==> flow/design.v <==
`timescale 1ns/10ps
module  CONV(
	input	wire				clk,
	input	wire				reset,
	output reg 				busy,	
	input	wire				ready,	
	output reg [11:0]	iaddr,
	input	wire [19:0] idata, 		 
	output reg	 			cwr,
	output reg [11:0]	caddr_wr,
	output reg [19:0]	cdata_wr,  
	output reg	 			crd,
	output reg [11:0]	caddr_rd, 
	input	wire [19:0]	cdata_rd,  
	output reg [2:0] 	csel	 
);
	localparam [19:0] KERNEL_0_0 = 20'h0A89E;
	localparam [19:0] KERNEL_0_1 = 20'h092D5;
	localparam [19:0] KERNEL_0_2 = 20'h06D43;
	localparam [19:0] KERNEL_0_3 = 20'h01004;
	localparam [19:0] KERNEL_0_4 = 20'hF8F71;
	localparam [19:0] KERNEL_0_5 = 20'hF6E54;
	localparam [19:0] KERNEL_0_6 = 20'hFA6D7;
	localparam [19:0] KERNEL_0_7 = 20'hFC834;
	localparam [19:0] KERNEL_0_8 = 20'hFAC19;
	localparam [19:0] KERNEL_1_0 = 20'hFDB55;
	localparam [19:0] KERNEL_1_1 = 20'h02992;
	localparam [19:0] KERNEL_1_2 = 20'hFC994;
	localparam [19:0] KERNEL_1_3 = 20'h050FD;
	localparam [19:0] KERNEL_1_4 = 20'h02F20;
	localparam [19:0] KERNEL_1_5 = 20'h0202D;
	localparam [19:0] KERNEL_1_6 = 20'h03BD7;
	localparam [19:0] KERNEL_1_7 = 20'hFD369;
	localparam [19:0] KERNEL_1_8 = 20'h05E68;
	parameter [19:0] BIAS_0 = 20'h01310;
	parameter [19:0] BIAS_1 = 20'hF7295;
	reg [20:0] 	ma;
	reg [19:0]	mb;
	reg  				me;
	wire [40:0] mo;
	wire 				mv;
	multi_div
	#(
	  .SIZE_A(21),
	  .SIZE_B(20),
	  .SIGNED(1),
	  .STEP_SIZE(1) 
	) multi_u1(
	  .clk(clk),.reset(reset),
	  .en(me),
	  .select(1'b0),
	  .a(ma),
	  .b(mb),
	  .P(mo),
	  .div_zero(),
	  .Valid(mv),
	  .Busy()
	);
	parameter LAYER_0 	= 0,
						LAYER_1_2 = 1,
						IDLE 			= 2;
	reg [1:0] 				state;
	reg 							IMG_S;
	reg [5:0] 				state_x,state_y;
	reg [3:0] 				state_step;
	reg [1:0] 				state_dx,state_dy;  
	reg signed [43:0] write_reg;
	always@(*)begin
		busy <= state==IDLE ? 0:1;
	end
	always @(posedge clk or posedge reset) begin
		if(reset)begin
			state <= IDLE;
			cwr <= 0;
			iaddr <= 0;
			csel <= 0;
			crd <= 0;
			caddr_rd <= 0;
			IMG_S <= 0;
			me<= 0;
			write_reg <= 0;
			state_step <= 0;
			{state_y,state_x} 	<= 0;
			{state_dx,state_dy} <= 0;
		end else begin
			case(state)
				LAYER_0:begin	
					case(state_step)
						0:begin
							if( $signed(state_x+state_dx-1) < 0 || $signed(state_x+state_dx-1) > 63 
								|| $signed(state_y+state_dy-1) < 0 || $signed(state_y+state_dy-1) > 63)begin
								iaddr <= 0;	
								state_step <= 3;
							end else begin
								iaddr[11:6] 	<= state_y + state_dy - 1;
								iaddr[5:0] 	<= state_x + state_dx - 1;
								state_step <= state_step + 1;
							end
						end
						1:begin
							me <= 1;
							ma <= idata;
							if(IMG_S==0)begin
								case({state_dy,state_dx})
									{2'd0,2'd0}: mb <= KERNEL_0_0;
									{2'd0,2'd1}: mb <= KERNEL_0_1;
									{2'd0,2'd2}: mb <= KERNEL_0_2;
									{2'd1,2'd0}: mb <= KERNEL_0_3;
									{2'd1,2'd1}: mb <= KERNEL_0_4;
									{2'd1,2'd2}: mb <= KERNEL_0_5;
									{2'd2,2'd0}: mb <= KERNEL_0_6;
									{2'd2,2'd1}: mb <= KERNEL_0_7;
									{2'd2,2'd2}: mb <= KERNEL_0_8;
									default mb <= 0;
								endcase
							end
							else begin
								case({state_dy,state_dx})
									{2'd0,2'd0}: mb <= KERNEL_1_0;
									{2'd0,2'd1}: mb <= KERNEL_1_1;
									{2'd0,2'd2}: mb <= KERNEL_1_2;
									{2'd1,2'd0}: mb <= KERNEL_1_3;
									{2'd1,2'd1}: mb <= KERNEL_1_4;
									{2'd1,2'd2}: mb <= KERNEL_1_5;
									{2'd2,2'd0}: mb <= KERNEL_1_6;
									{2'd2,2'd1}: mb <= KERNEL_1_7;
									{2'd2,2'd2}: mb <= KERNEL_1_8;
									default mb <= 0;
								endcase
							end
							state_step <= state_step + 1;
						end
						2:begin
							me <= 0;
							if(mv)begin  
								write_reg <= $signed(write_reg) + $signed(mo); 
								state_step <= state_step + 1;
							end
							else state_step <= state_step;
						end
						3:begin
							if(state_dy == 2 && state_dx == 2)begin
								{state_dx,state_dy} <= 0;
								state_step <= state_step + 1;
								if(IMG_S) write_reg <= $signed(write_reg) + ($signed(BIAS_1)<<16);
								else write_reg <= $signed(write_reg) + ($signed(BIAS_0)<<16);
							end else if(state_dx == 2)begin
								state_dx <= 0;
								state_dy <= state_dy + 1;
								state_step <= 0;
							end else begin
								state_dx <= state_dx + 1;
								state_step <= 0;
							end
						end
						4:begin
								cwr <= 1;
								csel <= IMG_S ? 2:1;
								state_step <= state_step + 1;
								caddr_wr <= {state_y,state_x};
								cdata_wr <= (write_reg < 0) ? 0 :  ((write_reg>>16)+write_reg[15]) ;  
						end
						5:begin
							cwr <= 0;
							if(state_y == 63 && state_x == 63)begin
								if(IMG_S)begin
									state <= LAYER_1_2;
									IMG_S <= 0;
								end else begin
									IMG_S <= 1;
								end 	
								state_x <= 0;
								state_y <= 0;
							end 
							else if(state_x == 63)begin
								state_x <= 0;
								state_y <= state_y + 1; 
							end 
							else begin
								state_x <= state_x + 1;
							end
							state_dx <= 0;
							state_dy <= 0;
							state_step <= 0;
							write_reg <= 0;
						end
					endcase
				end 
				LAYER_1_2:begin
					case(state_step)
						0:begin
							csel <= IMG_S ? 2 : 1;
							cwr <= 0;
							crd <= 1;
							caddr_rd[11-:5] <= state_y; 
							caddr_rd[5-:5]  <= state_x; 
							caddr_rd[6] <= 0;
							caddr_rd[0] <= 0;
							state_step <= state_step + 1;
						end
						1:begin
							caddr_rd[6] <= 0;
							caddr_rd[0] <= 1;
							write_reg <= 	cdata_rd;			
							state_step <= state_step + 1;
						end
						2:begin
							caddr_rd[6] <= 1;
							caddr_rd[0] <= 0;
							write_reg <= (write_reg > cdata_rd) ? write_reg : cdata_rd;			
							state_step <= state_step + 1;
						end
						3:begin
							caddr_rd[6] <= 1;
							caddr_rd[0] <= 1;
							write_reg <= (write_reg > cdata_rd) ? write_reg : cdata_rd;			
							state_step <= state_step + 1;
						end
						4:begin
							crd <= 0;
							cwr <= 1;
							csel <= IMG_S ? 4 : 3;
							caddr_wr <= {2'b00,state_y[4:0],state_x[4:0]};
							cdata_wr <= (write_reg > cdata_rd) ? write_reg : cdata_rd;			
							state_step <= state_step + 1;
						end
						5:begin
							csel <= 5;
							if(IMG_S) caddr_wr <= {1'b0,state_y[4:0],state_x[4:0],1'b1};
							else caddr_wr <= {1'b0,state_y[4:0],state_x[4:0],1'b0};
							state_step <= state_step + 1;
						end
						6:begin
							cwr <= 0;
							if(state_y==31 && state_x==31)begin
								if(IMG_S)begin
									state <= IDLE;
									IMG_S <= 0;
								end else begin
									IMG_S <= 1;
								end
								state_x <= 0;
								state_y <= 0;
							end
							else if(state_x == 31)begin
								state_y <= state_y + 1;
								state_x <= 0;
							end else begin
								state_x <= state_x + 1;
							end
							state_step <= 0;
						end
					endcase
				end
				IDLE:begin
					if(ready)begin
						state <= LAYER_0;
					end
					cwr <= 0;
					IMG_S <= 0;
					me <= 0;
					write_reg <= 0;
					state_step <= 0;
					{state_y,state_x} 	<= 0;
					{state_dx,state_dy} <= 0;
				end
			endcase
		end
	end
endmodule
module multi_div
#(
  parameter SIZE_A = 128,
  parameter SIZE_B = 64,
  parameter SIGNED = 0,
  parameter STEP_SIZE = 1 
)(
  input wire clk,reset,
  input wire en,
  input wire select,
  input wire [SIZE_A-1:0] a,
  input wire [SIZE_B-1:0] b,
  output reg [SIZE_A+SIZE_B-1:0] P,
  output reg div_zero,
  output reg Valid,
  output reg Busy
);
  parameter READ_IN       = 0,
            CALCULATE     = 1,
            PREPARE_DATA  = 2,
            DATA_OUT      = 3;
  reg [1:0] state;
  reg [9:0] state_counter;
  reg neg_signed;
  reg [SIZE_A-1:0] data_b;
  reg [SIZE_A+SIZE_B:0] r;   
  always@(*)begin
    Valid <= (state == DATA_OUT) ? 1'b1:1'b0;
    Busy  <= (state == CALCULATE || state == PREPARE_DATA) ? 1'b1:1'b0;
  end
  always@(posedge clk or posedge reset)begin
    if(reset)begin
      state <= READ_IN;
      state_counter <= 0;
    end else begin
      case(state)
        READ_IN   :begin
          if(en)begin
            if(select && b==0)begin
              state <= DATA_OUT;
              div_zero <= 1;
            end else begin
              state <= CALCULATE;
              div_zero <= 0;
            end 
            state_counter <= 0;
          end  
        end
        CALCULATE :begin
          if(state_counter == (SIZE_A/STEP_SIZE)-1)begin
            state <= PREPARE_DATA;
            state_counter <= 0;
          end
          else begin
            state_counter <= state_counter + 1;
          end
        end
        PREPARE_DATA:begin
          state <= DATA_OUT;
          state_counter <= 0;
        end
        DATA_OUT  :begin
          state <= READ_IN;
          state_counter <= 0;
        end
        default begin
          state <= READ_IN;
          state_counter <= 0;
        end
      endcase
    end
  end
  reg [SIZE_A-1:0] na;
  reg [SIZE_B-1:0] nb;
  reg in_select;
  integer i;
  always@(posedge clk or posedge reset)begin
    if(reset)begin
      r = 0;
      data_b = 0;
			P = 0;
      neg_signed = 0;
    end else begin
      case(state)
        READ_IN   :begin
          if(en)begin
            if(SIGNED)begin
              neg_signed = a[SIZE_A-1] ^ b[SIZE_B-1];
              na = a[SIZE_A-1] ? -a:a;
              nb = b[SIZE_B-1] ? -b:b;
            end
            else begin
              na = a;
              nb = b;
            end
            r = {na,1'b0,{SIZE_B{1'b0}}};
            data_b = nb;
            in_select = select;
          end  
        end
        CALCULATE :begin
          for(i=0;i<STEP_SIZE;i=i+1)begin 
          	r = r[SIZE_A+SIZE_B] ? ((r<<1)+data_b) : (r<<1);
          end
        end
        PREPARE_DATA:begin
          P = r[SIZE_A+SIZE_B-1:0];
          if(neg_signed)begin
            P = -P;
          end
        end
      endcase
    end
  end
endmodule
Hand-over note for CONV

=== Reports on CONV ===
Module CONV before and after one edit of its RTL, step after step.
Lines under "original" count in the file above, lines under "edited" in the edited file.
"change": "edited" minus "original" as printed here. "relative change": 100 x difference / "original".
Operators: Yosys type, input widths -> output width; for muxes data width and select width s.
Cell names lack the library's common part.
The mark -- stands for no value.

* Top: CONV
* Clock input: clk
* Cell library: sky130hd
* Corner: tt_025C_1v80

=== Diff ===
Unified diff, file above to edited file.
The edited RTL no longer does the same as the RTL above: the edit was made by script, with no optimisation intended.

<pre>
@@ -159,5 +159,5 @@
 								state_step <= state_step + 1;
 								caddr_wr <= {state_y,state_x};
-								cdata_wr <= (write_reg < 0) ? 0 :  ((write_reg>>16)+write_reg[15]) ;  
+								cdata_wr <= ((write_reg>>16)+write_reg[15]) ;  
 						end
 						5:begin
</pre>

=== Word-level counts ===
Yosys after proc, flatten, opt, wreduce and memory -nomap, before mapping. Memory bits, and registers merged into a memory's read port (data or address), are not among the register bits. Print and check cells are not counted.
Yosys's memory passes give these memory sizes; they may raise the number of words (mostly to a power of two), join words into wider ones and drop unused or constant bits.

{| class="wikitable"
|+ Storage and ports
! item !! original !! edited !! change !! relative change (%)
|-
| output and inout port bits || 62 || 62 || 0 || 0.00
|-
| bits in read-only memories || 640 || 640 || 0 || 0.00
|-
| memory cells || 2 || 2 || 0 || 0.00
|-
| bits of input ports || 43 || 43 || 0 || 0.00
|-
| bits in registers || 285 || 285 || 0 || 0.00
|}

{| class="wikitable"
|+ Operators by class
! item !! original !! edited !! change !! relative change (%)
|-
| equal/unequal tests || 45 || 45 || 0 || 0.00
|-
| add/subtract/negate cells || 17 || 17 || 0 || 0.00
|-
| order comparisons || 6 || 5 || -1 || -16.67
|-
| mux-type cells || 86 || 85 || -1 || -1.16
|-
| reduce/logical cells || 50 || 50 || 0 || 0.00
|-
| bitwise operators || 1 || 1 || 0 || 0.00
|}

{| class="wikitable"
|+ Memories
! item !! original !! edited
|-
| shape (words x width / read and write ports) || 16 x 20 bit 1R0W; 16 x 20 bit 1R0W || 16 x 20 bit 1R0W; 16 x 20 bit 1R0W
|}

{| class="wikitable"
|+ Operator list
! kind !! original !! edited !! change !! relative change (%)
|-
| $mux 20 || 5 || 4 || -1 || -20.00
|-
| $lt 44x1->1 const B || 1 || 0 || -1 || -100.00
|-
| $mux 2 || 14 || 14 || 0 || 0.00
|-
| $mux 6 || 14 || 14 || 0 || 0.00
|-
| $ne 2x2->1 const B || 10 || 10 || 0 || 0.00
|-
| $reduce_and 2->1 || 10 || 10 || 0 || 0.00
|-
| $ne 3x3->1 const B || 9 || 9 || 0 || 0.00
|-
| $mux 1 || 8 || 8 || 0 || 0.00
|-
| $pmux 1 s2 || 7 || 7 || 0 || 0.00
|-
| $reduce_or 2->1 || 7 || 7 || 0 || 0.00
|-
| $reduce_and 3->1 || 6 || 6 || 0 || 0.00
|-
| $reduce_bool 2->1 || 6 || 6 || 0 || 0.00
|-
| $eq 2x2->1 const B || 5 || 5 || 0 || 0.00
|-
| $mux 44 || 4 || 4 || 0 || 0.00
|-
| $pmux 2 s2 || 4 || 4 || 0 || 0.00
|-
| $eq 4x3->1 const B || 3 || 3 || 0 || 0.00
|-
| $logic_and 1x1->1 || 3 || 3 || 0 || 0.00
|-
| $logic_or 1x1->1 || 3 || 3 || 0 || 0.00
|-
| $mux 4 || 3 || 3 || 0 || 0.00
|-
| $reduce_and 4->1 || 3 || 3 || 0 || 0.00
|-
| $reduce_and 5->1 || 3 || 3 || 0 || 0.00
|-
| $add 2x1->2 const B || 2 || 2 || 0 || 0.00
|-
| $add 6x1->6 const B || 2 || 2 || 0 || 0.00
|-
| $add 6x2->7 || 2 || 2 || 0 || 0.00
|-
| $eq 2x1->1 const B || 2 || 2 || 0 || 0.00
|-
| $eq 4x2->1 const B || 2 || 2 || 0 || 0.00
|-
| $eq 6x5->1 const B || 2 || 2 || 0 || 0.00
|-
| $eq 6x6->1 const B || 2 || 2 || 0 || 0.00
|}

Not every row of either side is listed.

=== Logic depth ===
Depth = most cells in a row (Yosys ltp): at word level without a register or memory, in the mapped netlist without a sequential cell, where the memories' decode and read muxes count.

{| class="wikitable"
|+ Depth
! item !! original !! edited !! change !! relative change (%)
|-
| depth in word-level cells || 9 || 9 || 0 || 0.00
|-
| ABC_AREA || 0 || 0 || -- || --
|-
| depth in mapped cells || 15 || 16 || +1 || +6.67
|}

=== Mapped cells and area ===
The flow's flattened synthesis, as Yosys stat reports it; memories are mapped. The netlist is that of the ABC_AREA named above (0 if unset); the other value can give another one.

{| class="wikitable"
|+ Synthesis totals
! item !! original !! edited !! change !! relative change (%)
|-
| mapped cells || 2300 || 2296 || -4 || -0.17
|-
| buffer cells || 137 || 127 || -10 || -7.30
|-
| chip area (Yosys) (µm²) || 19891.6 || 19894.1 || +2.5 || +0.01
|-
| area of sequential cells (µm²) || 7479.7 || 7479.7 || 0.0 || 0.00
|-
| flip-flop cells || 285 || 285 || 0 || 0.00
|}

{| class="wikitable"
|+ Cells by type
! cell !! original !! edited !! change !! relative change (%)
|-
| o21ai_0 || 224 || 150 || -74 || -33.04
|-
| nor2_1 || 168 || 209 || +41 || +24.40
|-
| o21ai_1 || 5 || 40 || +35 || +700.00
|-
| clkbuf_1 || 118 || 95 || -23 || -19.49
|-
| a21oi_1 || 197 || 215 || +18 || +9.14
|-
| a21o_1 || 57 || 71 || +14 || +24.56
|-
| mux2i_1 || 43 || 30 || -13 || -30.23
|-
| o31ai_1 || 37 || 24 || -13 || -35.14
|-
| a22oi_1 || 24 || 11 || -13 || -54.17
|-
| a31oi_1 || 15 || 26 || +11 || +73.33
|-
| buf_2 || 6 || 17 || +11 || +183.33
|-
| xor2_1 || 93 || 84 || -9 || -9.68
|-
| a221oi_1 || 1 || 10 || +9 || +900.00
|-
| a211oi_1 || 16 || 8 || -8 || -50.00
|-
| o2bb2ai_1 || 2 || 10 || +8 || +400.00
|-
| o22ai_1 || 28 || 21 || -7 || -25.00
|-
| nand2b_1 || 20 || 13 || -7 || -35.00
|-
| or3_1 || 11 || 18 || +7 || +63.64
|}

Not every row of either side is listed.
By module: a second synthesis without flattening, with its own total; a netlist apart from the flattened one above.

{| class="wikitable"
|+ Unflattened totals
! item !! original !! edited !! change !! relative change (%)
|-
| cells (unflattened synthesis) || 2401 || 2418 || +17 || +0.71
|-
| area (unflattened synthesis) (µm²) || 20673.6 || 20802.5 || +128.9 || +0.62
|}

Rows give one instance, submodules left out.

{| class="wikitable"
|+ By module, original
! module !! cells !! seq. area (µm²) !! area (µm²) !! instances
|-
| CONV || 1478 || 4525.6 || 12741.0 || 1
|-
| multi_div || 923 || 2984.1 || 7932.6 || 1
|}

{| class="wikitable"
|+ By module, edited
! module !! cells !! seq. area (µm²) !! area (µm²) !! instances
|-
| CONV || 1495 || 4525.6 || 12869.8 || 1
|-
| multi_div || 923 || 2984.1 || 7932.6 || 1
|}

=== Path before layout ===
Source: OpenSTA report_checks on the synthesized netlist (no wires, ideal clock, input and output delay 20% of the period each), path of least setup slack; recovery checks are left aside. Register names are those of the netlist, which keeps one name where synthesis merged equal registers.

{| class="wikitable"
|+ Timing path after synthesis
! item !! original !! edited !! change !! relative change (%)
|-
| path kind || input port to flip-flop || input port to flip-flop || -- || --
|-
| start point || input reset || input reset || -- || --
|-
| end point || register cdata_wr[0] || register ma[0] || -- || --
|-
| stages || 3 || 1 || -2 || -66.67
|-
| path delay (ps) || 6720 || 3056 || -3664 || -54.52
|-
| arrival (ps) || 8323 || 4579 || -3744 || -44.98
|-
| clock period (ps) || 10000 || 10000 || 0 || 0.00
|-
| setup slack (ps) || 1279 || 4944 || +3665 || --
|-
| time at the first pin (ps) || 2000 || 2000 || 0 || 0.00
|-
| period reached after synthesis (ps) || 8721 || 5056 || -3665 || -42.02
|}

"path delay" = arrival - input delay + setup time.
"stages" counts driving pins, that of a launching flip-flop among them; a cell with two outputs on the path counts twice.
"period reached after synthesis" = period - worst setup slack (recovery checks aside). The figure is calculated, with input and output delays left at 20% of the set period.
Between the ends stands the longest chain of elaborated cells between them, by number of cells; it is not shown to be the way that was timed. Of several equally long chains one is given.
A line is the first line of the expression or statement that the cell stems from. Yosys adds cells for indexed reads and writes and turns some case tables into memories.

On the way, after synthesis, original:
* Cell sequence: inv_1 > o21ai_0 > nor2_1
* Cells in the longest elaborated chain: 2

{| class="wikitable"
|+ RTL lines, path after synthesis, original
! item !! line !! source
|-
| start: declaration || 4 || <nowiki>input wire reset,</nowiki>
|-
| $not 1->1 || -- ||
|-
| $reduce_and 4->1 || -- ||
|-
| end: assignment || 161 || <nowiki>cdata_wr <= (write_reg < 0) ? 0 : ((write_reg>>16)+write_reg[15]) ;</nowiki>
|-
| end: assignment || 224 || <nowiki>cdata_wr <= (write_reg > cdata_rd) ? write_reg : cdata_rd;</nowiki>
|-
| end: declaration || 11 || <nowiki>output reg [19:0] cdata_wr,</nowiki>
|}

On the way, after synthesis, edited:
* Cell sequence: nor3_1
* Cells in the longest elaborated chain: 2

{| class="wikitable"
|+ RTL lines, path after synthesis, edited
! item !! line !! source
|-
| start: declaration || 4 || <nowiki>input wire reset,</nowiki>
|-
| $not 1->1 || -- ||
|-
| $reduce_and 3->1 || -- ||
|-
| end: assignment || 102 || <nowiki>ma <= idata;</nowiki>
|}

=== Worst path after layout ===
Path of least setup slack in the final report of each run of pair 1 (OpenROAD, finished layout, wires in). Where an end is a register, its clock arrival counts in the times.
The report prints the path's times to 10 ps; the period is as set.

{| class="wikitable"
|+ Timing path post-layout
! item !! original !! edited !! change !! relative change (%)
|-
| path kind || input port to flip-flop || flip-flop to flip-flop || -- || --
|-
| start point || input cdata_rd[15] || register state_dy[1] || -- || --
|-
| end point || register write_reg[3] || register write_reg[7] || -- || --
|-
| clock period (ps) || 5770 || 5770 || 0 || 0.00
|-
| stages || 12 || 11 || -1 || -8.33
|-
| arrival (ps) || 4670 || 4700 || +30 || +0.64
|-
| setup slack (ps) || 1570 || 1470 || -100 || --
|-
| time at the first pin (ps) || 1150 || 530 || -620 || -53.91
|}

Between the ends stands the longest chain of elaborated cells between them, by number of cells; it is not shown to be the way that was timed. Of several equally long chains one is given.
At most two assigning lines are given for a register; there are more.

On the way, post-layout, original:
* Cell sequence: clkdlybuf4s50_1 > inv_1 > ha_1 > a21oi_1 > o21ai_0 > a2111oi_0 > a21oi_1 > a311oi_4 > nor2b_1 > nor2_2 > a22oi_1 > o21ai_0
* Cells in the longest elaborated chain: 4

{| class="wikitable"
|+ RTL lines, path post-layout, original
! item !! line !! source
|-
| start: declaration || 14 || <nowiki>input wire [19:0] cdata_rd,</nowiki>
|-
| $gt 44x20->1 || 210 || <nowiki>write_reg <= (write_reg > cdata_rd) ? write_reg : cdata_rd;</nowiki>
|-
| $mux 44 || 210 ||
|-
| $pmux 44 s2 || 190 || <nowiki>case(state_step)</nowiki>
|-
| $pmux 44 s3 || 86 || <nowiki>case(state)</nowiki>
|-
| end: assignment || 136 || <nowiki>write_reg <= $signed(write_reg) + $signed(mo);</nowiki>
|-
| end: assignment || 145 || <nowiki>if(IMG_S) write_reg <= $signed(write_reg) + ($signed(BIAS_1)<<16);</nowiki>
|-
| end: declaration || 67 || <nowiki>reg signed [43:0] write_reg;</nowiki>
|}

On the way, post-layout, edited:
* Cell sequence: dfrtp_1 > inv_2 > nor2_1 > a21oi_1 > nor4b_1 > a2bb2oi_2 > nand2_1 > a221oi_1 > a21oi_1 > nor2_1 > a21oi_1
* Cells in the longest elaborated chain: 5

{| class="wikitable"
|+ RTL lines, path post-layout, edited
! item !! line !! source
|-
| start: declaration || 66 || <nowiki>reg [1:0] state_dx,state_dy;</nowiki>
|-
| start: assignment || 149 || <nowiki>state_dy <= state_dy + 1;</nowiki>
|-
| start: assignment || 183 || <nowiki>state_dy <= 0;</nowiki>
|-
| $eq 2x2->1 || 142 || <nowiki>if(state_dy == 2 && state_dx == 2)begin</nowiki>
|-
| $logic_and 1x1->1 || 142 ||
|-
| $mux 44 || 142 ||
|-
| $pmux 44 s3 || 88 || <nowiki>case(state_step)</nowiki>
|-
| $pmux 44 s3 || 86 || <nowiki>case(state)</nowiki>
|-
| end: assignment || 136 || <nowiki>write_reg <= $signed(write_reg) + $signed(mo);</nowiki>
|-
| end: assignment || 145 || <nowiki>if(IMG_S) write_reg <= $signed(write_reg) + ($signed(BIAS_1)<<16);</nowiki>
|-
| end: declaration || 67 || <nowiki>reg signed [43:0] write_reg;</nowiki>
|}

=== Flow runs ===
Both versions went through the flow (Yosys, OpenROAD) with the same settings in each pair. Constraints: input delay and output delay 20% of the set period each, output load 0.01 pF.

Flow settings, pair 1:
* CORE_UTILIZATION: 40
* period_ns: 5.77
* CAP_MARGIN: 20
* CORE_MARGIN: 2
* SLEW_MARGIN: 20

{| class="wikitable"
|+ Results, pair 1
! item !! original !! edited !! change !! relative change (%)
|-
| utilization of the finished layout || 0.463 || 0.463 || 0.000 || --
|-
| total power of the final layout (µW) || 8150 || 8413 || +263 || +3.23
|-
| cell area after synthesis (µm²) || 19891.6 || 19894.1 || +2.5 || +0.01
|-
| post-route setup TNS (ps) || 0 || 0 || 0 || --
|-
| reached clock period (ps) || 4204 || 4297 || +93 || +2.21
|-
| overall die area (µm²) || 51529.0 || 51535.8 || +6.8 || +0.01
|-
| post-route worst hold slack (ps) || 482 || 485 || +3 || --
|-
| smallest setup slack (ps) || 1566 || 1473 || -93 || --
|-
| standard-cell area after layout (µm²) || 22731.8 || 22698.0 || -33.8 || -0.15
|}

Flow settings, pair 2:
* CORE_UTILIZATION: 31
* CTS_CLUSTER_DIAMETER: 40
* MIN_ROUTING_LAYER: met1
* PLACE_DENSITY: 0.94
* SETUP_SLACK_MARGIN: 1.65
* SLEW_MARGIN: 20
* TNS_END_PERCENT: 85
* period_ns: 9.5
* CAP_MARGIN: 20
* CORE_MARGIN: 2

{| class="wikitable"
|+ Results, pair 2
! item !! original !! edited !! change !! relative change (%)
|-
| utilization of the finished layout || 0.36 || 0.365 || +0.005 || --
|-
| total power of the final layout (µW) || 4828 || 5264 || +436 || +9.03
|-
| cell area after synthesis (µm²) || 19891.6 || 19894.1 || +2.5 || +0.01
|-
| post-route setup TNS (ps) || 0 || 0 || 0 || --
|-
| reached clock period (ps) || 5028 || 5083 || +55 || +1.09
|-
| overall die area (µm²) || 66208.4 || 66216.2 || +7.8 || +0.01
|-
| post-route worst hold slack (ps) || 491 || 480 || -11 || --
|-
| smallest setup slack (ps) || 4472 || 4417 || -55 || --
|-
| standard-cell area after layout (µm²) || 22814.4 || 23104.7 || +290.3 || +1.27
|}

"reached clock period" = clock period - worst setup slack. The figure is calculated, with input and output delays left at 20% of the set period.
"total power of the final layout" rests on the timing tool's default activity at the inputs, not on a simulated workload.

End of note.
